==> flow/design.v <==
module B2BCD_IP #(parameter WIDTH = 4, parameter DIGIT = 2) (
    Binary_code,
    BCD_code
);
input  [WIDTH-1:0]   Binary_code;
output [DIGIT*4-1:0] BCD_code;
parameter W = WIDTH - 3;
parameter D = DIGIT * 4;
genvar i, j;
integer m;
wire [D-1:0] Binary_code_temp;
assign Binary_code_temp = {{(D - WIDTH){1'b0}}, Binary_code};
assign BCD_code = loop_i[W - 1].BCD_temp;
reg [D-1:0] result;
generate
for(i = 0; i < W; i = i + 1) begin: loop_i
    reg [3:0] result [0:5];
    reg [D-1:0] BCD_temp;
    case(i)
    0: begin
        for(j = 0; j <= i / 3; j = j + 1) begin
            always@ (*) begin
                case(Binary_code_temp[WIDTH - i + j * 4 -: 4])
                0: result[j] = 0;
                1: result[j] = 1;
                2: result[j] = 2;
                3: result[j] = 3;
                4: result[j] = 4;
                5: result[j] = 8;
                6: result[j] = 9;
                7: result[j] = 10;
                8: result[j] = 11;
                9: result[j] = 12;
                default: result[j] = 0;
                endcase
            end
        end
    end
    default: begin  
        for(j = 0; j <= i / 3; j = j + 1) begin
            always@ (*) begin
                case(loop_i[i - 1].BCD_temp[WIDTH - i + j * 4 -: 4])
                0: result[j] = 0;
                1: result[j] = 1;
                2: result[j] = 2;
                3: result[j] = 3;
                4: result[j] = 4;
                5: result[j] = 8;
                6: result[j] = 9;
                7: result[j] = 10;
                8: result[j] = 11;
                9: result[j] = 12;
                default: result[j] = 0;
                endcase
            end
        end
    end
    endcase
    case(i)
    0: begin
        always@ (*) begin
            BCD_temp = Binary_code_temp;
            for(m = 0; m <= i / 3; m = m + 1) begin
                BCD_temp[WIDTH - i + m * 4 -: 4] = result[m];
            end
        end
    end
    default: begin
        always@ (*) begin
            BCD_temp = loop_i[i - 1].BCD_temp;
            for(m = 0; m <= i / 3; m = m + 1) begin
                BCD_temp[WIDTH - i + m * 4 -: 4] = result[m];
            end
        end
    end
    endcase
end
endgenerate
endmodule
module handle_binary(Binary_temp, BCD);
parameter WIDTH = 4;
parameter DIGIT = 2;
input [DIGIT * 4-1:0] Binary_temp;
output [DIGIT * 4-1:0] BCD;
reg [DIGIT * 4-1:0] BCD;
integer k;
always@ (*) begin
    BCD = 0;
    for (k = 0; k < WIDTH; k = k + 1) begin
        case(WIDTH)
        0, 1, 2, 3, 4: begin
            if (BCD[3:0] >= 5) BCD[3:0] = BCD[3:0] + 3;
            if (BCD[7:4] >= 5) BCD[7:4] = BCD[7:4] + 3;
            BCD = {BCD[DIGIT*4-2:0], Binary_temp[WIDTH - 1 - k]};	 
        end
        5, 6, 7, 8: begin
            if (BCD[3:0] >= 5) BCD[3:0] = BCD[3:0] + 3;
            if (BCD[7:4] >= 5) BCD[7:4] = BCD[7:4] + 3;
            BCD = {BCD[DIGIT*4-2:0], Binary_temp[WIDTH - 1 - k]};	 
        end
        9, 10, 11, 12: begin
            if (BCD[3:0] >= 5) BCD[3:0] = BCD[3:0] + 3;
            if (BCD[7:4] >= 5) BCD[7:4] = BCD[7:4] + 3;
            BCD = {BCD[DIGIT*4-2:0], Binary_temp[WIDTH - 1 - k]};	 
        end
        13, 14, 15, 16: begin
            if (BCD[3:0] >= 5) BCD[3:0] = BCD[3:0] + 3;
            if (BCD[7:4] >= 5) BCD[7:4] = BCD[7:4] + 3;
            BCD = {BCD[DIGIT*4-2:0], Binary_temp[WIDTH - 1 - k]};	 
        end
        17, 18, 19, 20: begin
            if (BCD[3:0] >= 5) BCD[3:0] = BCD[3:0] + 3;
            if (BCD[7:4] >= 5) BCD[7:4] = BCD[7:4] + 3;
            BCD = {BCD[DIGIT*4-2:0], Binary_temp[WIDTH - 1 - k]};	 
        end
        endcase
    end
end
endmodule
module UT_TOP (
    clk, rst_n, in_valid, in_time,
    out_valid, out_display, out_day
);
input clk, rst_n, in_valid;
input [30:0] in_time;
output reg out_valid;
output reg [3:0] out_display;
output reg [2:0] out_day;
parameter IDLE = 0;
parameter INPUT = 1;
parameter CAL = 2;
parameter OUTPUT = 3;
reg [1:0] next_state, current_state;
reg [4:0] count;
reg [4:0] four_year_span;
reg [1:0] leap_count;  
reg [30:0] in_time_reg;
reg [26:0] four_year;
reg [24:0] one_year;
reg [21:0] month;
reg [17:0] date;
reg [17:0] hour;
reg [5:0] minute;
reg [5:0] second;
reg [10:0] year_ip_in;
reg [3:0] month_ip_in;
reg [4:0] date_ip_in;
reg [4:0] hour_ip_in;
reg [5:0] minute_ip_in;
reg [5:0] second_ip_in;
reg [11:0] bin;
wire [15:0] bout;
reg [2:0] out_day_reg;  
reg [15:0] year_ip_out;
reg [7:0] month_ip_out, date_ip_out, hour_ip_out, minute_ip_out, second_ip_out;
always@ (posedge clk or negedge rst_n) begin
  if(!rst_n)
    current_state <= IDLE;
  else
    current_state <= next_state;
end
always@ (*) begin
    case(current_state)
    IDLE: begin
        if(in_valid)
            next_state = CAL;
        else
            next_state = IDLE;
    end
    CAL: begin
        if(count == 17)
            next_state = IDLE;
        else
            next_state = CAL;
    end
    default: next_state = current_state;
    endcase
end
B2BCD_IP #(.WIDTH(12), .DIGIT(4)) B0(.Binary_code(bin), .BCD_code(bout));
always@ (*) begin
    if(current_state == CAL) begin
        case(count - 1)
        2: bin = {1'b0, year_ip_in};
        3: bin = {8'b0, month_ip_in};
        4: bin = {7'b0, date_ip_in};
        5: bin = {7'b0, hour_ip_in};
        6: bin = {6'b0, minute_ip_in};
        7: bin = {6'b0, second_ip_in};
        default: bin = 0;
        endcase
    end
    else begin
        bin = 0;
    end
end
always@ (posedge clk or negedge rst_n) begin
    if(!rst_n) begin
        year_ip_out <= 0;
        month_ip_out <= 0;
        date_ip_out <= 0;
        hour_ip_out <= 0;
        minute_ip_out <= 0;
        second_ip_out <= 0;
    end
    else begin
        if(current_state == IDLE) begin
            year_ip_out <= 0;
            month_ip_out <= 0;
            date_ip_out <= 0;
            hour_ip_out <= 0;
            minute_ip_out <= 0;
            second_ip_out <= 0;
        end
        else if(current_state == CAL) begin
            case(count - 1)
            2: year_ip_out <= bout;
            3: month_ip_out <= bout[7:0];
            4: date_ip_out <= bout[7:0];
            5: hour_ip_out <= bout[7:0];
            6: minute_ip_out <= bout[7:0];
            7: second_ip_out <= bout[7:0];
            endcase
        end
    end
end
always@ (posedge clk or negedge rst_n) begin
    if(!rst_n) begin
        in_time_reg <= 0;
    end
    else begin
        if(in_valid) begin
            in_time_reg <= in_time;
        end
        else if(current_state == CAL) begin
            in_time_reg <= in_time_reg;
        end
    end
end
always@ (posedge clk or negedge rst_n) begin
    if(!rst_n) begin
        count <= 0;
    end
    else begin
        if(current_state == IDLE) begin
            count <= 0;
        end
        else if(current_state == CAL) begin
            count <= count + 1;
        end
        else begin
            count <= count;
        end
    end
end
always@ (posedge clk or negedge rst_n) begin
    if(!rst_n) begin
        four_year_span <= 0;
    end
    else begin
        if(current_state == IDLE)
            four_year_span <= 0;
        else if(current_state == CAL) begin
            if(count == 0) begin
                if(in_time_reg >= 0 && in_time_reg < 126230400) four_year_span <= 0;
                else if(in_time_reg < 252460800)  four_year_span <= 1;
                else if(in_time_reg < 378691200)  four_year_span <= 2;
                else if(in_time_reg < 504921600)  four_year_span <= 3;
                else if(in_time_reg < 631152000)  four_year_span <= 4;
                else if(in_time_reg < 757382400)  four_year_span <= 5;
                else if(in_time_reg < 883612800)  four_year_span <= 6;
                else if(in_time_reg < 1009843200) four_year_span <= 7;
                else if(in_time_reg < 1136073600) four_year_span <= 8;
                else if(in_time_reg < 1262304000) four_year_span <= 9;
                else if(in_time_reg < 1388534400) four_year_span <= 10;
                else if(in_time_reg < 1514764800) four_year_span <= 11;
                else if(in_time_reg < 1640995200) four_year_span <= 12;
                else if(in_time_reg < 1767225600) four_year_span <= 13;
                else if(in_time_reg < 1893456000) four_year_span <= 14;
                else if(in_time_reg < 2019686400) four_year_span <= 15;
                else if(in_time_reg < 2145916800) four_year_span <= 16;
                else                              four_year_span <= 17;
            end
            else begin
                four_year_span <= four_year_span;
            end
        end
    end
end
always@ (posedge clk or negedge rst_n) begin
    if(!rst_n) begin
        four_year <= 0;
    end
    else begin
        if(current_state == IDLE)
            four_year <= 0;
        else if(current_state == CAL) begin
            if(in_time_reg >= 0 && in_time_reg < 126230400) four_year <= in_time_reg;
            else if(in_time_reg < 252460800)  four_year <= in_time_reg - 126230400;
            else if(in_time_reg < 378691200)  four_year <= in_time_reg - 252460800;
            else if(in_time_reg < 504921600)  four_year <= in_time_reg - 378691200;
            else if(in_time_reg < 631152000)  four_year <= in_time_reg - 504921600;
            else if(in_time_reg < 757382400)  four_year <= in_time_reg - 631152000;
            else if(in_time_reg < 883612800)  four_year <= in_time_reg - 757382400;
            else if(in_time_reg < 1009843200) four_year <= in_time_reg - 883612800;
            else if(in_time_reg < 1136073600) four_year <= in_time_reg - 1009843200;
            else if(in_time_reg < 1262304000) four_year <= in_time_reg - 1136073600;
            else if(in_time_reg < 1388534400) four_year <= in_time_reg - 1262304000;
            else if(in_time_reg < 1514764800) four_year <= in_time_reg - 1388534400;
            else if(in_time_reg < 1640995200) four_year <= in_time_reg - 1514764800;
            else if(in_time_reg < 1767225600) four_year <= in_time_reg - 1640995200;
            else if(in_time_reg < 1893456000) four_year <= in_time_reg - 1767225600;
            else if(in_time_reg < 2019686400) four_year <= in_time_reg - 1893456000;
            else if(in_time_reg < 2145916800) four_year <= in_time_reg - 2019686400;
            else                              four_year <= in_time_reg - 2145916800;
        end
    end
end
always@ (posedge clk or negedge rst_n) begin
    if(!rst_n) begin
        one_year <= 0;
    end
    else begin
        if(current_state == IDLE)
            one_year <= 0;
        else if(current_state == CAL) begin
            if(four_year >= 0 && four_year < 31536000)
                one_year <= four_year;
            else if(four_year < 63072000)
                one_year <= four_year - 31536000;
            else if(four_year < 94694400)
                one_year <= four_year - 63072000;
            else
                one_year <= four_year - 94694400;
        end
    end
end
always@ (posedge clk or negedge rst_n) begin
    if(!rst_n) begin
        leap_count <= 0;
    end
    else begin
        if(current_state == IDLE) begin
            leap_count <= 0;
        end
        else if (current_state == CAL) begin
            if(four_year >= 0 && four_year < 31536000)
                leap_count <= 0;
            else if(four_year < 63072000)
                leap_count <= 1;
            else if(four_year < 94694400)
                leap_count <= 2;
            else
                leap_count <= 3;
        end
    end
end
always@ (posedge clk) begin
    if(current_state == IDLE) begin
        year_ip_in <= 0;
    end
    else if(current_state == CAL) begin
        if(count == 2)
            year_ip_in <= 1970 + four_year_span * 4 + leap_count;
    end
end
always@ (posedge clk or negedge rst_n) begin
    if(!rst_n) begin
        month <= 0;
        month_ip_in <= 0;
    end
    else begin
        if(current_state == IDLE) begin
            month <= 0;
            month_ip_in <= 0;
        end
        else if(current_state == CAL) begin
            if(count == 2) begin
                if(leap_count == 2) begin  
                    if(one_year >= 0 && one_year < 2678400) begin 
                        month <= one_year;
                        month_ip_in <= 1;
                    end
                    else if(one_year < 5184000) begin 
                        month <= one_year - 2678400;
                        month_ip_in <= 2;
                    end
                    else if(one_year < 7862400) begin 
                        month <= one_year - 5184000;
                        month_ip_in <= 3;
                    end
                    else if(one_year < 10454400) begin 
                        month <= one_year - 7862400;
                        month_ip_in <= 4;
                    end
                    else if(one_year < 13132800) begin 
                        month <= one_year - 10454400;
                        month_ip_in <= 5;
                    end
                    else if(one_year < 15724800) begin 
                        month <= one_year - 13132800;
                        month_ip_in <= 6;
                    end
                    else if(one_year < 18403200) begin 
                        month <= one_year - 15724800;
                        month_ip_in <= 7;
                    end
                    else if(one_year < 21081600) begin 
                        month <= one_year - 18403200;
                        month_ip_in <= 8;
                    end
                    else if(one_year < 23673600) begin 
                        month <= one_year - 21081600;
                        month_ip_in <= 9;
                    end
                    else if(one_year < 26352000) begin 
                        month <= one_year - 23673600;
                        month_ip_in <= 10;
                    end
                    else if(one_year < 28944000) begin 
                        month <= one_year - 26352000;
                        month_ip_in <= 11;
                    end
                    else  begin 
                        month <= one_year - 28944000;
                        month_ip_in <= 12;
                    end
                end
                else begin  
                    if(one_year >= 0 && one_year < 2678400) begin 
                        month <= one_year;
                        month_ip_in <= 1;
                    end
                    else if(one_year < 5097600) begin 
                        month <= one_year - 2678400;
                        month_ip_in <= 2;
                    end
                    else if(one_year < 7776000) begin 
                        month <= one_year - 5097600;
                        month_ip_in <= 3;
                    end
                    else if(one_year < 10368000) begin 
                        month <= one_year - 7776000;
                        month_ip_in <= 4;
                    end
                    else if(one_year < 13046400) begin 
                        month <= one_year - 10368000;
                        month_ip_in <= 5;
                    end
                    else if(one_year < 15638400) begin 
                        month <= one_year - 13046400;
                        month_ip_in <= 6;
                    end
                    else if(one_year < 18316800) begin 
                        month <= one_year - 15638400;
                        month_ip_in <= 7;
                    end
                    else if(one_year < 20995200) begin 
                        month <= one_year - 18316800;
                        month_ip_in <= 8;
                    end
                    else if(one_year < 23587200) begin 
                        month <= one_year - 20995200;
                        month_ip_in <= 9;
                    end
                    else if(one_year < 26265600) begin 
                        month <= one_year - 23587200;
                        month_ip_in <= 10;
                    end
                    else if(one_year < 28857600) begin 
                        month <= one_year - 26265600;
                        month_ip_in <= 11;
                    end
                    else begin 
                        month <= one_year - 28857600;
                        month_ip_in <= 12;
                    end
                end
            end
        end
    end
end
always@ (posedge clk or negedge rst_n) begin
    if(!rst_n) begin
        date <= 0;
        date_ip_in <= 0;
    end
    else begin
        if(current_state == IDLE) begin
            date <= 0;
            date_ip_in <= 0;
        end
        else if(current_state == CAL) begin
            if(count == 3) begin
                if(month >= 0 && month < 86400) begin
                    date <= month;
                    date_ip_in <= 1;
                end
                else if(month < 172800) begin
                    date <= month - 86400;
                    date_ip_in <= 2;
                end
                else if(month < 259200) begin
                    date <= month - 172800;
                    date_ip_in <= 3;
                end
                else if(month < 345600) begin
                    date <= month - 259200;
                    date_ip_in <= 4;
                end
                else if(month < 432000) begin
                    date <= month - 345600;
                    date_ip_in <= 5;
                end
                else if(month < 518400) begin
                    date <= month - 432000;
                    date_ip_in <= 6;
                end
                else if(month < 604800) begin
                    date <= month - 518400;
                    date_ip_in <= 7;
                end
                else if(month < 691200) begin
                    date <= month - 604800;
                    date_ip_in <= 8;
                end
                else if(month < 777600) begin
                    date <= month - 691200;
                    date_ip_in <= 9;
                end
                else if(month < 864000) begin
                    date <= month - 777600;
                    date_ip_in <= 10;
                end
                else if(month < 950400) begin
                    date <= month - 864000;
                    date_ip_in <= 11;
                end
                else if(month < 1036800) begin
                    date <= month - 950400;
                    date_ip_in <= 12;
                end
                else if(month < 1123200) begin
                    date <= month - 1036800;
                    date_ip_in <= 13;
                end
                else if(month < 1209600) begin
                    date <= month - 1123200;
                    date_ip_in <= 14;
                end
                else if(month < 1296000) begin
                    date <= month - 1209600;
                    date_ip_in <= 15;
                end
                else if(month < 1382400) begin
                    date <= month - 1296000;
                    date_ip_in <= 16;
                end
                else if(month < 1468800) begin
                    date <= month - 1382400;
                    date_ip_in <= 17;
                end
                else if(month < 1555200) begin
                    date <= month - 1468800;
                    date_ip_in <= 18;
                end
                else if(month < 1641600) begin
                    date <= month - 1555200;
                    date_ip_in <= 19;
                end
                else if(month < 1728000) begin
                    date <= month - 1641600;
                    date_ip_in <= 20;
                end
                else if(month < 1814400) begin
                    date <= month - 1728000;
                    date_ip_in <= 21;
                end
                else if(month < 1900800) begin
                    date <= month - 1814400;
                    date_ip_in <= 22;
                end
                else if(month < 1987200) begin
                    date <= month - 1900800;
                    date_ip_in <= 23;
                end
                else if(month < 2073600) begin
                    date <= month - 1987200;
                    date_ip_in <= 24;
                end
                else if(month < 2160000) begin
                    date <= month - 2073600;
                    date_ip_in <= 25;
                end
                else if(month < 2246400) begin
                    date <= month - 2160000;
                    date_ip_in <= 26;
                end
                else if(month < 2332800) begin
                    date <= month - 2246400;
                    date_ip_in <= 27;
                end
                else if(month < 2419200) begin
                    date <= month - 2332800;
                    date_ip_in <= 28;
                end
                else if(month < 2505600) begin
                    date <= month - 2419200;
                    date_ip_in <= 29;
                end
                else if(month < 2592000) begin
                    date <= month - 2505600;
                    date_ip_in <= 30;
                end
                else begin
                    date <= month - 2592000;
                    date_ip_in <= 31;
                end
            end
        end
    end
end
always@ (posedge clk or negedge rst_n) begin
    if(!rst_n) begin
        hour <= 0;
        hour_ip_in <= 0;
    end
    else begin
        if(current_state == IDLE) begin
            hour <= 0;
            hour_ip_in <= 0;
        end
        else if(current_state == CAL) begin
            if(date >= 0 && date < 3600) begin
                hour <= date;
                hour_ip_in <= 0;
            end
            else if(date < 7200) begin
                hour <= date - 3600;
                hour_ip_in <= 1;
            end
            else if(date < 10800) begin
                hour <= date - 7200;
                hour_ip_in <= 2;
            end
            else if(date < 14400) begin
                hour <= date - 10800;
                hour_ip_in <= 3;
            end
            else if(date < 18000) begin
                hour <= date - 14400;
                hour_ip_in <= 4;
            end
            else if(date < 21600) begin
                hour <= date - 18000;
                hour_ip_in <= 5;
            end
            else if(date < 25200) begin
                hour <= date - 21600;
                hour_ip_in <= 6;
            end
            else if(date < 28800) begin
                hour <= date - 25200;
                hour_ip_in <= 7;
            end
            else if(date < 32400) begin
                hour <= date - 28800;
                hour_ip_in <= 8;
            end
            else if(date < 36000) begin
                hour <= date - 32400;
                hour_ip_in <= 9;
            end
            else if(date < 39600) begin
                hour <= date - 36000;
                hour_ip_in <= 10;
            end
            else if(date < 43200) begin
                hour <= date - 39600;
                hour_ip_in <= 11;
            end
            else if(date < 46800) begin
                hour <= date - 43200;
                hour_ip_in <= 12;
            end
            else if(date < 50400) begin
                hour <= date - 46800;
                hour_ip_in <= 13;
            end
            else if(date < 54000) begin
                hour <= date - 50400;
                hour_ip_in <= 14;
            end
            else if(date < 57600) begin
                hour <= date - 54000;
                hour_ip_in <= 15;
            end
            else if(date < 61200) begin
                hour <= date - 57600;
                hour_ip_in <= 16;
            end
            else if(date < 64800) begin
                hour <= date - 61200;
                hour_ip_in <= 17;
            end
            else if(date < 68400) begin
                hour <= date - 64800;
                hour_ip_in <= 18;
            end
            else if(date < 72000) begin
                hour <= date - 68400;
                hour_ip_in <= 19;
            end
            else if(date < 75600) begin
                hour <= date - 72000;
                hour_ip_in <= 20;
            end
            else if(date < 79200) begin
                hour <= date - 75600;
                hour_ip_in <= 21;
            end
            else if(date < 82800) begin
                hour <= date - 79200;
                hour_ip_in <= 22;
            end
            else begin
                hour <= date - 82800;
                hour_ip_in <= 23;
            end
        end
    end
end
always@ (posedge clk or negedge rst_n) begin
    if(!rst_n) begin
        minute_ip_in <= 0;
        second_ip_in <= 0;
    end
    else begin
        if(current_state == IDLE) begin
            minute_ip_in <= 0;
            second_ip_in <= 0;
        end
        else if(current_state == CAL) begin
            minute_ip_in <= hour / 'd60;
            second_ip_in <= hour % 'd60;
        end
    end
end
always@ (*) begin
    if(current_state == CAL) begin
        if(count == 4) begin
            if(month_ip_in == 1 || month_ip_in == 2) begin
                out_day_reg = (date_ip_in + (month_ip_in + 12) * 2 + 3 * (month_ip_in + 13) / 5 + (year_ip_in - 1) + (year_ip_in - 1) / 4) % 7;
            end
            else begin
                out_day_reg = (date_ip_in + month_ip_in * 2 + 3 * (month_ip_in + 1) / 5 + year_ip_in + year_ip_in / 4 ) % 7;
            end
        end
        else begin
            out_day_reg = 0;
        end
    end
    else begin
        out_day_reg = 0;
    end
end
always@ (posedge clk or negedge rst_n) begin
    if(!rst_n) begin
        out_valid <= 0;
    end
    else begin
        if(current_state == CAL) begin
            if(count >= 4 && count <= 17)
                out_valid <= 1;
            else
                out_valid <= 0;
        end
        else begin
            out_valid <= 0;
        end
    end
end
always@ (posedge clk or negedge rst_n) begin
    if(!rst_n) begin
        out_day <= 0;
    end
    else begin
        if(current_state == CAL) begin
            if(count == 4) begin
                out_day <= out_day_reg;
            end
            else begin
                out_day <= out_day;
            end
        end
        else begin
            out_day <= 0;
        end
    end
end
always@ (posedge clk or negedge rst_n) begin
    if(!rst_n) begin
        out_display <= 0;
    end
    else begin
        if(current_state == CAL) begin
            case(count)
            4: out_display <= year_ip_out[15:12];
            5: out_display <= year_ip_out[11:8];
            6: out_display <= year_ip_out[7:4];
            7: out_display <= year_ip_out[3:0];
            8: out_display <= month_ip_out[7:4];
            9: out_display <= month_ip_out[3:0];
            10: out_display <= date_ip_out[7:4];
            11: out_display <= date_ip_out[3:0];
            12: out_display <= hour_ip_out[7:4];
            13: out_display <= hour_ip_out[3:0];
            14: out_display <= minute_ip_out[7:4];
            15: out_display <= minute_ip_out[3:0];
            16: out_display <= second_ip_out[7:4];
            17: out_display <= second_ip_out[3:0];
            default: out_display <= 0;
            endcase
        end
        else begin
            out_display <= 0;
        end
    end
end
endmodule
Wiki page: UT_TOP / tool data

[Step by step through the tools: UT_TOP]
Tool output for the design above before and after an edit, in the order of the flow.
"original" refers to lines of the RTL above, "edited" to lines of the edited file.
"change": "edited" minus "original" as printed here.
Library cell names are shortened.
A cell with n/a has no value.
Inputs
  top module: UT_TOP
  clock: clk
  cell library: sky130hd
  timing corner: tt_025C_1v80

[The edit]
The edit as a unified diff against the file above.
The edit is scripted: it alters the design's behaviour and was not made to optimise anything.
begin of diff
@@ -753,5 +753,5 @@
             end
             else begin
-                out_day_reg = (date_ip_in + month_ip_in * 2 + 3 * (month_ip_in + 1) / 5 + year_ip_in + year_ip_in / 4 ) % 7;
+                out_day_reg = ((date_ip_in + month_ip_in * 2 + 3 * (month_ip_in + 1) / 5 ^ year_ip_in) + year_ip_in / 4 ) % 7;
             end
         end
end of diff

[Word-level counts]
Yosys after proc, flatten, opt, wreduce and memory -nomap, before mapping. Print and check cells are not counted. Equal cells are merged and count once.
Yosys's memory passes give these memory sizes; they may raise the number of words (mostly to a power of two), join words into wider ones and drop unused or constant bits.
Operators by class
  magnitude comparators: original 101, edited 101, change 0
  equality and inequality tests: original 27, edited 27, change 0
  multiplexer cells: original 253, edited 253, change 0
  bitwise operators: original 0, edited 1, change +1
  reduce/logical cells: original 29, edited 29, change 0
  divide/modulo/power cells: original 6, edited 6, change 0
  add/subtract/negate cells: original 110, edited 109, change -1
  multipliers: original 2, edited 2, change 0
Operators by type and width
  adder 32 x 11 -> 32 bit: original 1, edited 0, change -1
  bitwise XOR 32 x 11 -> 32 bit: original 0, edited 1, change +1
  2-to-1 mux 18 bit: original 58, edited 58, change 0
  2-to-1 mux 5 bit: original 57, edited 57, change 0
  2-to-1 mux 4 bit: original 27, edited 27, change 0
  2-to-1 mux 22 bit: original 26, edited 26, change 0
  subtractor 18 bit with constant B: original 20, edited 20, change 0
  2-to-1 mux 27 bit: original 19, edited 19, change 0
  2-to-1 mux 3 bit: original 19, edited 19, change 0
  2-to-1 mux 8 bit: original 15, edited 15, change 0
  subtractor 18 x 17 -> 18 bit with constant B: original 13, edited 13, change 0
  less-than comparator 22 x 21 -> 1 bit with constant B: original 12, edited 12, change 0
  subtractor 18 x 16 -> 18 bit with constant B: original 11, edited 11, change 0
  less-than comparator 25 bit with constant B: original 10, edited 10, change 0
  2-to-1 mux 2 bit: original 10, edited 10, change 0
  AND reduction 2 bit: original 10, edited 10, change 0
  nonzero test 2 bit: original 10, edited 10, change 0
  less-than comparator 18 x 16 -> 1 bit with constant B: original 9, edited 9, change 0
  less-than comparator 31 bit with constant B: original 9, edited 9, change 0
  subtractor 22 bit with constant B: original 9, edited 9, change 0
  subtractor 27 bit with constant B: original 9, edited 9, change 0
  == test 5 x 4 -> 1 bit with constant B: original 8, edited 8, change 0
  logical AND 1 bit: original 6, edited 6, change 0
  less-than comparator 22 x 20 -> 1 bit with constant B: original 6, edited 6, change 0
  less-than comparator 22 bit with constant B: original 6, edited 6, change 0
  less-than comparator 25 x 24 -> 1 bit with constant B: original 6, edited 6, change 0
  2-to-1 mux 1 bit: original 6, edited 6, change 0
  subtractor 22 x 21 -> 22 bit with constant B: original 6, edited 6, change 0
Not every row of either side is listed.
Storage and ports
  flip-flop bits (word level): original 256, edited 256, change 0
  memories: original 18, edited 18, change 0
  output and inout bits: original 8, edited 8, change 0
  cells after elaboration: original 571, edited 571, change 0
  ROM bits: original 1152, edited 1152, change 0
Memories
  words x width with read and write ports: original 16 x 4 bit 1R0W; 16 x 4 bit 1R0W; 16 x 4 bit 1R0W; 16 x 4 bit 1R0W; 16 x 4 bit 1R0W; 16 x 4 bit 1R0W; [+12], edited 16 x 4 bit 1R0W; 16 x 4 bit 1R0W; 16 x 4 bit 1R0W; 16 x 4 bit 1R0W; 16 x 4 bit 1R0W; 16 x 4 bit 1R0W; [+12]
A list marked [+n] leaves out that many cells.

[Longest topological paths]
Longest topological path by Yosys (ltp), each cell counted once; first at word level (registers and memories cut), then after technology mapping (sequential cells cut; the memories' decode and read muxes count).
Depth
  depth in word-level cells: original 34, edited 34, change 0
  ABC_AREA: original 0, edited 0
  gate-level depth with buffers: original 78, edited 84, change +6
  mapped depth without buffers: original 72, edited 80, change +8

[Mapped cells and area]
Yosys stat after the flow's synthesis: flattened, memories mapped to cells. It holds for the ABC_AREA given above (unset counts as 0); a run with the other value may have another netlist.
Mapped netlist
  cell area after synthesis (µm²): original 41222.0, edited 40764.1, change -457.9
  buffer cells: original 554, edited 529, change -25
  flip-flops: original 254, edited 254, change 0
  standard cells after synthesis: original 6260, edited 6157, change -103
Cells by type
  nand2_1: original 836, edited 744, change -92
  o21ai_0: original 536, edited 585, change +49
  a21oi_1: original 682, edited 634, change -48
  clkbuf_1: original 502, edited 470, change -32
  a211oi_1: original 184, edited 156, change -28
  a22oi_1: original 29, edited 50, change +21
  nand3_1: original 184, edited 202, change +18
  a22o_1: original 13, edited 30, change +17
  nor2_1: original 676, edited 661, change -15
  a2111oi_0: original 28, edited 14, change -14
  xor2_1: original 57, edited 44, change -13
  a221o_1: original 14, edited 27, change +13
  a311oi_1: original 44, edited 56, change +12
  nand2b_1: original 44, edited 56, change +12
  o221ai_1: original 51, edited 62, change +11
  ha_1: original 181, edited 171, change -10
  o211ai_1: original 119, edited 109, change -10
  a21o_1: original 81, edited 91, change +10
Not every row of either side is listed.
The figures by module come from a second, unflattened synthesis with its own total; it is not the netlist above.
Unflattened totals
  cell total of the unflattened synthesis: original 6333, edited 6333, change 0
  area total of the unflattened synthesis (µm²): original 42051.6, edited 41607.4, change -444.2
Rows give one instance, submodules left out.
By module, original
  UT_TOP: area 39899.5 µm², cells 5992, times used 1, seq. area 6352.3 µm²
  B2BCD_IP: area 2152.1 µm², cells 341, times used 1, seq. area 0.0 µm²
By module, edited
  UT_TOP: area 39455.3 µm², cells 5992, times used 1, seq. area 6352.3 µm²
  B2BCD_IP: area 2152.1 µm², cells 341, times used 1, seq. area 0.0 µm²

[Timing after synthesis]
Path of least setup slack by OpenSTA after synthesis, without wires, with an ideal clock, recovery checks aside; 20% of the period is set as input and as output delay. Where synthesis merged equal registers, the netlist keeps one of their names.
Timing after synthesis
  path type: original register -> register, edited register -> register
  start point: original register month_ip_in[0], edited register month_ip_in[0]
  end point: original register out_day[0], edited register out_day[1]
  driving pins on the path: original 72, edited 75, change +3
  time at the first pin (ns): original 0.000, edited 0.000, change 0.000
  path delay (ns): original 14.987, edited 15.730, change +0.743
  period (ns): original 20.0, edited 20.0, change 0.0
  slack (ns): original 5.013, edited 4.270, change -0.743
  library setup time (ns): original 0.131, edited 0.130, change -0.001
  arrival time (ns): original 14.856, edited 15.600, change +0.744
  synthesis period reached (ns): original 14.987, edited 15.73, change +0.743
"path delay" = arrival - input delay + setup time.
"driving pins on the path": output pins that drive a net of the path, with the launching flip-flop's if there is one; two outputs of one cell count as two.
"synthesis period reached" is the clock period less the worst setup slack; recovery checks do not enter. This is arithmetic on one report: input and output delays are still those of the set period (20% each).
The rows between start and end are the longest chain of elaborated cells between them; the timing report does not say that the signal goes this way. Where chains are equally long, one stands for them.
Each line given opens the expression or statement behind the cell; cells for indexed reads and writes are added by Yosys, which also makes memories of some case tables.
At most two assigning lines are given for a register; there are more.
On the way, after synthesis, original
  path through: dfrtp_1 ha_1 xor2_1 inv_1 fa_1 inv_1 a21oi_1 nor2_1 nor3_1 a21oi_1 nor2_1 a21oi_1 nand2_1 ha_1 nor2b_1 nand2_1 a21oi_1 nor3_1 (+36 left out) o31ai_1 nand3_1 a311o_1 maj3_2 o2bb2ai_2 buf_6 o2111a_1 a211oi_2 ha_1 nand3_1 mux2i_1 nor2_1 o21ai_0 ha_1 a31oi_4 xnor2_1 mux2i_1 nor2_1
  cells in the longest elaborated chain: 10
  elaborated cells between the ends (all ways): 23
  those cells by class: add/sub: 11; mul: 2; div: 4; eq/ne: 2; mux: 3; reduce/logical: 1
RTL lines, path after synthesis, original
  start: declaration: RTL line 146  | reg [3:0] month_ip_in;
  start: assignment: RTL line 369  | month_ip_in <= 0;
  start: assignment: RTL line 374  | month_ip_in <= 0;
  adder 4 x 1 -> 5 bit: RTL line 755  | out_day_reg = (date_ip_in + month_ip_in * 2 + 3 * (month_ip_in + 1) / 5 + year_ip_in + year_ip_in / 4 ) % 7;
  multiplier 2 x 5 -> 7 bit: RTL line 755
  divider 32 x 3 -> 32 bit: RTL line 755
  adder 6 x 32 -> 32 bit: RTL line 755
  adder 32 x 11 -> 32 bit: RTL line 755
  adder 32 x 9 -> 32 bit: RTL line 755
  remainder unit 32 x 3 -> 32 bit: RTL line 755
  2-to-1 mux 3 bit: RTL line 751  | if(month_ip_in == 1 || month_ip_in == 2) begin
  2-to-1 mux 3 bit: RTL line 788  | if(count == 4) begin
  2-to-1 mux 3 bit: RTL line 787  | if(current_state == CAL) begin
  end: assignment: RTL line 789  | out_day <= out_day_reg;
  end: assignment: RTL line 792  | out_day <= out_day;
  end: declaration: RTL line 128  | output reg [2:0] out_day;
On the way, after synthesis, edited
  path through: dfrtp_1 clkbuf_1 inv_1 ha_1 o21ai_0 clkbuf_1 clkbuf_1 clkbuf_1 a21o_1 inv_1 ha_1 inv_1 nand2_1 maj3_1 o21ai_0 nor2_1 a31oi_1 o2111a_1 (+39 left out) o32ai_2 o31ai_1 o311ai_4 nand2_2 o311ai_1 o211a_1 a311oi_1 o21ai_1 ha_1 inv_1 o21a_1 o21a_2 xnor2_1 ha_1 nand2_1 o211ai_2 mux2i_1 a21oi_1
  cells in the longest elaborated chain: 10
  elaborated cells between the ends (all ways): 23
  those cells by class: add/sub: 10; mul: 2; div: 4; eq/ne: 2; mux: 3; logic: 1; reduce/logical: 1
RTL lines, path after synthesis, edited
  start: declaration: RTL line 146  | reg [3:0] month_ip_in;
  start: assignment: RTL line 369  | month_ip_in <= 0;
  start: assignment: RTL line 374  | month_ip_in <= 0;
  adder 4 x 4 -> 5 bit: RTL line 752  | out_day_reg = (date_ip_in + (month_ip_in + 12) * 2 + 3 * (month_ip_in + 13) / 5 + (year_ip_in - 1) + (year_ip_ ...
  multiplier 2 x 5 -> 7 bit: RTL line 752
  divider 32 x 3 -> 32 bit: RTL line 752
  adder 7 x 32 -> 32 bit: RTL line 752
  adder 32 bit: RTL line 752
  adder 32 x 30 -> 32 bit: RTL line 752
  remainder unit 32 x 3 -> 32 bit: RTL line 752
  2-to-1 mux 3 bit: RTL line 751  | if(month_ip_in == 1 || month_ip_in == 2) begin
  2-to-1 mux 3 bit: RTL line 788  | if(count == 4) begin
  2-to-1 mux 3 bit: RTL line 787  | if(current_state == CAL) begin
  end: assignment: RTL line 789  | out_day <= out_day_reg;
  end: assignment: RTL line 792  | out_day <= out_day;
  end: declaration: RTL line 128  | output reg [2:0] out_day;

[Path in the finished layout]
From the final timing report of each run of pair 1: the path of least setup slack in the routed layout; clock arrival at registers is part of the times.
Timing after layout
  path type: original register -> register, edited register -> register
  start point: original register month_ip_in[0], edited register month_ip_in[0]
  end point: original register out_day[0], edited register out_day[1]
  arrival time (ns): original 18.42, edited 18.60, change +0.18
  driving pins on the path: original 70, edited 75, change +5
  period (ns): original 20.0, edited 20.0, change 0.0
  library setup time (ns): original 0.13, edited 0.15, change +0.02
  slack (ns): original 2.03, edited 1.82, change -0.21
  time at the first pin (ns): original 0.57, edited 0.57, change 0.00
The rows between start and end are the longest chain of elaborated cells between them; the timing report does not say that the signal goes this way. Where chains are equally long, one stands for them.
At most two assigning lines are given for a register; there are more.
On the way, after layout, original
  path through: dfrtp_1 ha_1 xor2_1 inv_1 fa_1 inv_1 a21oi_1 nor2_1 nor3_1 a21oi_1 nor2_1 a21oi_1 nand2_1 ha_1 nor2b_1 nand2_1 a21oi_1 nor3_1 (+34 left out) a21oi_1 o311a_1 o31a_1 o211ai_1 a32oi_1 o221ai_1 a22o_1 a211oi_2 ha_1 nand3_1 mux2i_1 nor2_1 o21ai_0 ha_1 a31oi_4 xnor2_1 mux2i_1 nor2_1
  cells in the longest elaborated chain: 10
  elaborated cells between the ends (all ways): 23
  those cells by class: add/sub: 11; mul: 2; div: 4; eq/ne: 2; mux: 3; reduce/logical: 1
RTL lines, path after layout, original
  start: declaration: RTL line 146  | reg [3:0] month_ip_in;
  start: assignment: RTL line 369  | month_ip_in <= 0;
  start: assignment: RTL line 374  | month_ip_in <= 0;
  adder 4 x 1 -> 5 bit: RTL line 755  | out_day_reg = (date_ip_in + month_ip_in * 2 + 3 * (month_ip_in + 1) / 5 + year_ip_in + year_ip_in / 4 ) % 7;
  multiplier 2 x 5 -> 7 bit: RTL line 755
  divider 32 x 3 -> 32 bit: RTL line 755
  adder 6 x 32 -> 32 bit: RTL line 755
  adder 32 x 11 -> 32 bit: RTL line 755
  adder 32 x 9 -> 32 bit: RTL line 755
  remainder unit 32 x 3 -> 32 bit: RTL line 755
  2-to-1 mux 3 bit: RTL line 751  | if(month_ip_in == 1 || month_ip_in == 2) begin
  2-to-1 mux 3 bit: RTL line 788  | if(count == 4) begin
  2-to-1 mux 3 bit: RTL line 787  | if(current_state == CAL) begin
  end: assignment: RTL line 789  | out_day <= out_day_reg;
  end: assignment: RTL line 792  | out_day <= out_day;
  end: declaration: RTL line 128  | output reg [2:0] out_day;
On the way, after layout, edited
  path through: dfrtp_1 inv_1 ha_1 fa_1 inv_1 a21oi_1 nor2_1 nor3_1 a21oi_1 nor2_1 a21oi_1 nand2_1 ha_1 inv_1 nand2_1 maj3_1 o21ai_0 nor2_1 (+39 left out) o22ai_2 o32ai_1 a21boi_2 nor2_1 o21a_1 a2111oi_2 a311oi_1 o21ai_1 ha_1 inv_1 o21a_1 o21a_2 xnor2_1 ha_1 o2111ai_1 o211ai_2 mux2i_1 a21oi_1
  cells in the longest elaborated chain: 10
  elaborated cells between the ends (all ways): 23
  those cells by class: add/sub: 10; mul: 2; div: 4; eq/ne: 2; mux: 3; logic: 1; reduce/logical: 1
RTL lines, path after layout, edited
  start: declaration: RTL line 146  | reg [3:0] month_ip_in;
  start: assignment: RTL line 369  | month_ip_in <= 0;
  start: assignment: RTL line 374  | month_ip_in <= 0;
  adder 4 x 4 -> 5 bit: RTL line 752  | out_day_reg = (date_ip_in + (month_ip_in + 12) * 2 + 3 * (month_ip_in + 13) / 5 + (year_ip_in - 1) + (year_ip_ ...
  multiplier 2 x 5 -> 7 bit: RTL line 752
  divider 32 x 3 -> 32 bit: RTL line 752
  adder 7 x 32 -> 32 bit: RTL line 752
  adder 32 bit: RTL line 752
  adder 32 x 30 -> 32 bit: RTL line 752
  remainder unit 32 x 3 -> 32 bit: RTL line 752
  2-to-1 mux 3 bit: RTL line 751  | if(month_ip_in == 1 || month_ip_in == 2) begin
  2-to-1 mux 3 bit: RTL line 788  | if(count == 4) begin
  2-to-1 mux 3 bit: RTL line 787  | if(current_state == CAL) begin
  end: assignment: RTL line 789  | out_day <= out_day_reg;
  end: assignment: RTL line 792  | out_day <= out_day;
  end: declaration: RTL line 128  | output reg [2:0] out_day;

[Measured runs]
Runs of the flow (Yosys, OpenROAD) on both versions; the two runs of a pair have the same settings. The constraints put input and output delay at 20% of the set period each and load the outputs with 0.01 pF.
Flow settings, pair 1
  period_ns: 20.0
  CAP_MARGIN: 20
  CORE_MARGIN: 2
  CORE_UTILIZATION: 40
  SLEW_MARGIN: 20
Final reports, pair 1
  worst hold slack (ns): original 0.489, edited 0.485, change -0.004
  setup TNS (ns): original 0.000, edited 0.000, change 0.000
  standard-cell area of the final layout (µm²): original 43675.6, edited 43225.2, change -450.4
  setup slack of the worst path (ns): original 2.025, edited 1.824, change -0.201
  die size (µm²): original 105638.0, edited 104481.0, change -1157.0
  period achieved (ns): original 17.975, edited 18.176, change +0.201
  final utilization (%): original 42.8, edited 42.6, change -0.2
  mapped cell area after synthesis (µm²): original 41222.0, edited 40764.1, change -457.9
Flow settings, pair 2
  CORE_ASPECT_RATIO: 1.15
  CORE_UTILIZATION: 18
  CTS_CLUSTER_DIAMETER: 168
  GPL_ROUTABILITY_DRIVEN: 1
  PLACE_DENSITY_LB_ADDON: 0.28
  SETUP_SLACK_MARGIN: -2.0
  TNS_END_PERCENT: 50
  period_ns: 21.0
  CAP_MARGIN: 20
  CORE_MARGIN: 2
  SLEW_MARGIN: 20
Final reports, pair 2
  worst hold slack (ns): original 0.475, edited 0.481, change +0.006
  setup TNS (ns): original 0.000, edited 0.000, change 0.000
  standard-cell area of the final layout (µm²): original 45871.5, edited 45326.0, change -545.5
  setup slack of the worst path (ns): original 2.949, edited 1.539, change -1.410
  die size (µm²): original 232865.0, edited 230299.0, change -2566.0
  period achieved (ns): original 18.051, edited 19.461, change +1.410
  final utilization (%): original 20.1, edited 20.1, change 0.0
  mapped cell area after synthesis (µm²): original 41222.0, edited 40764.1, change -457.9
"period achieved": clock period set for the run, less the worst setup slack. It is reckoned from that one timing run; input and output delays stay at 20% of the period that was set.
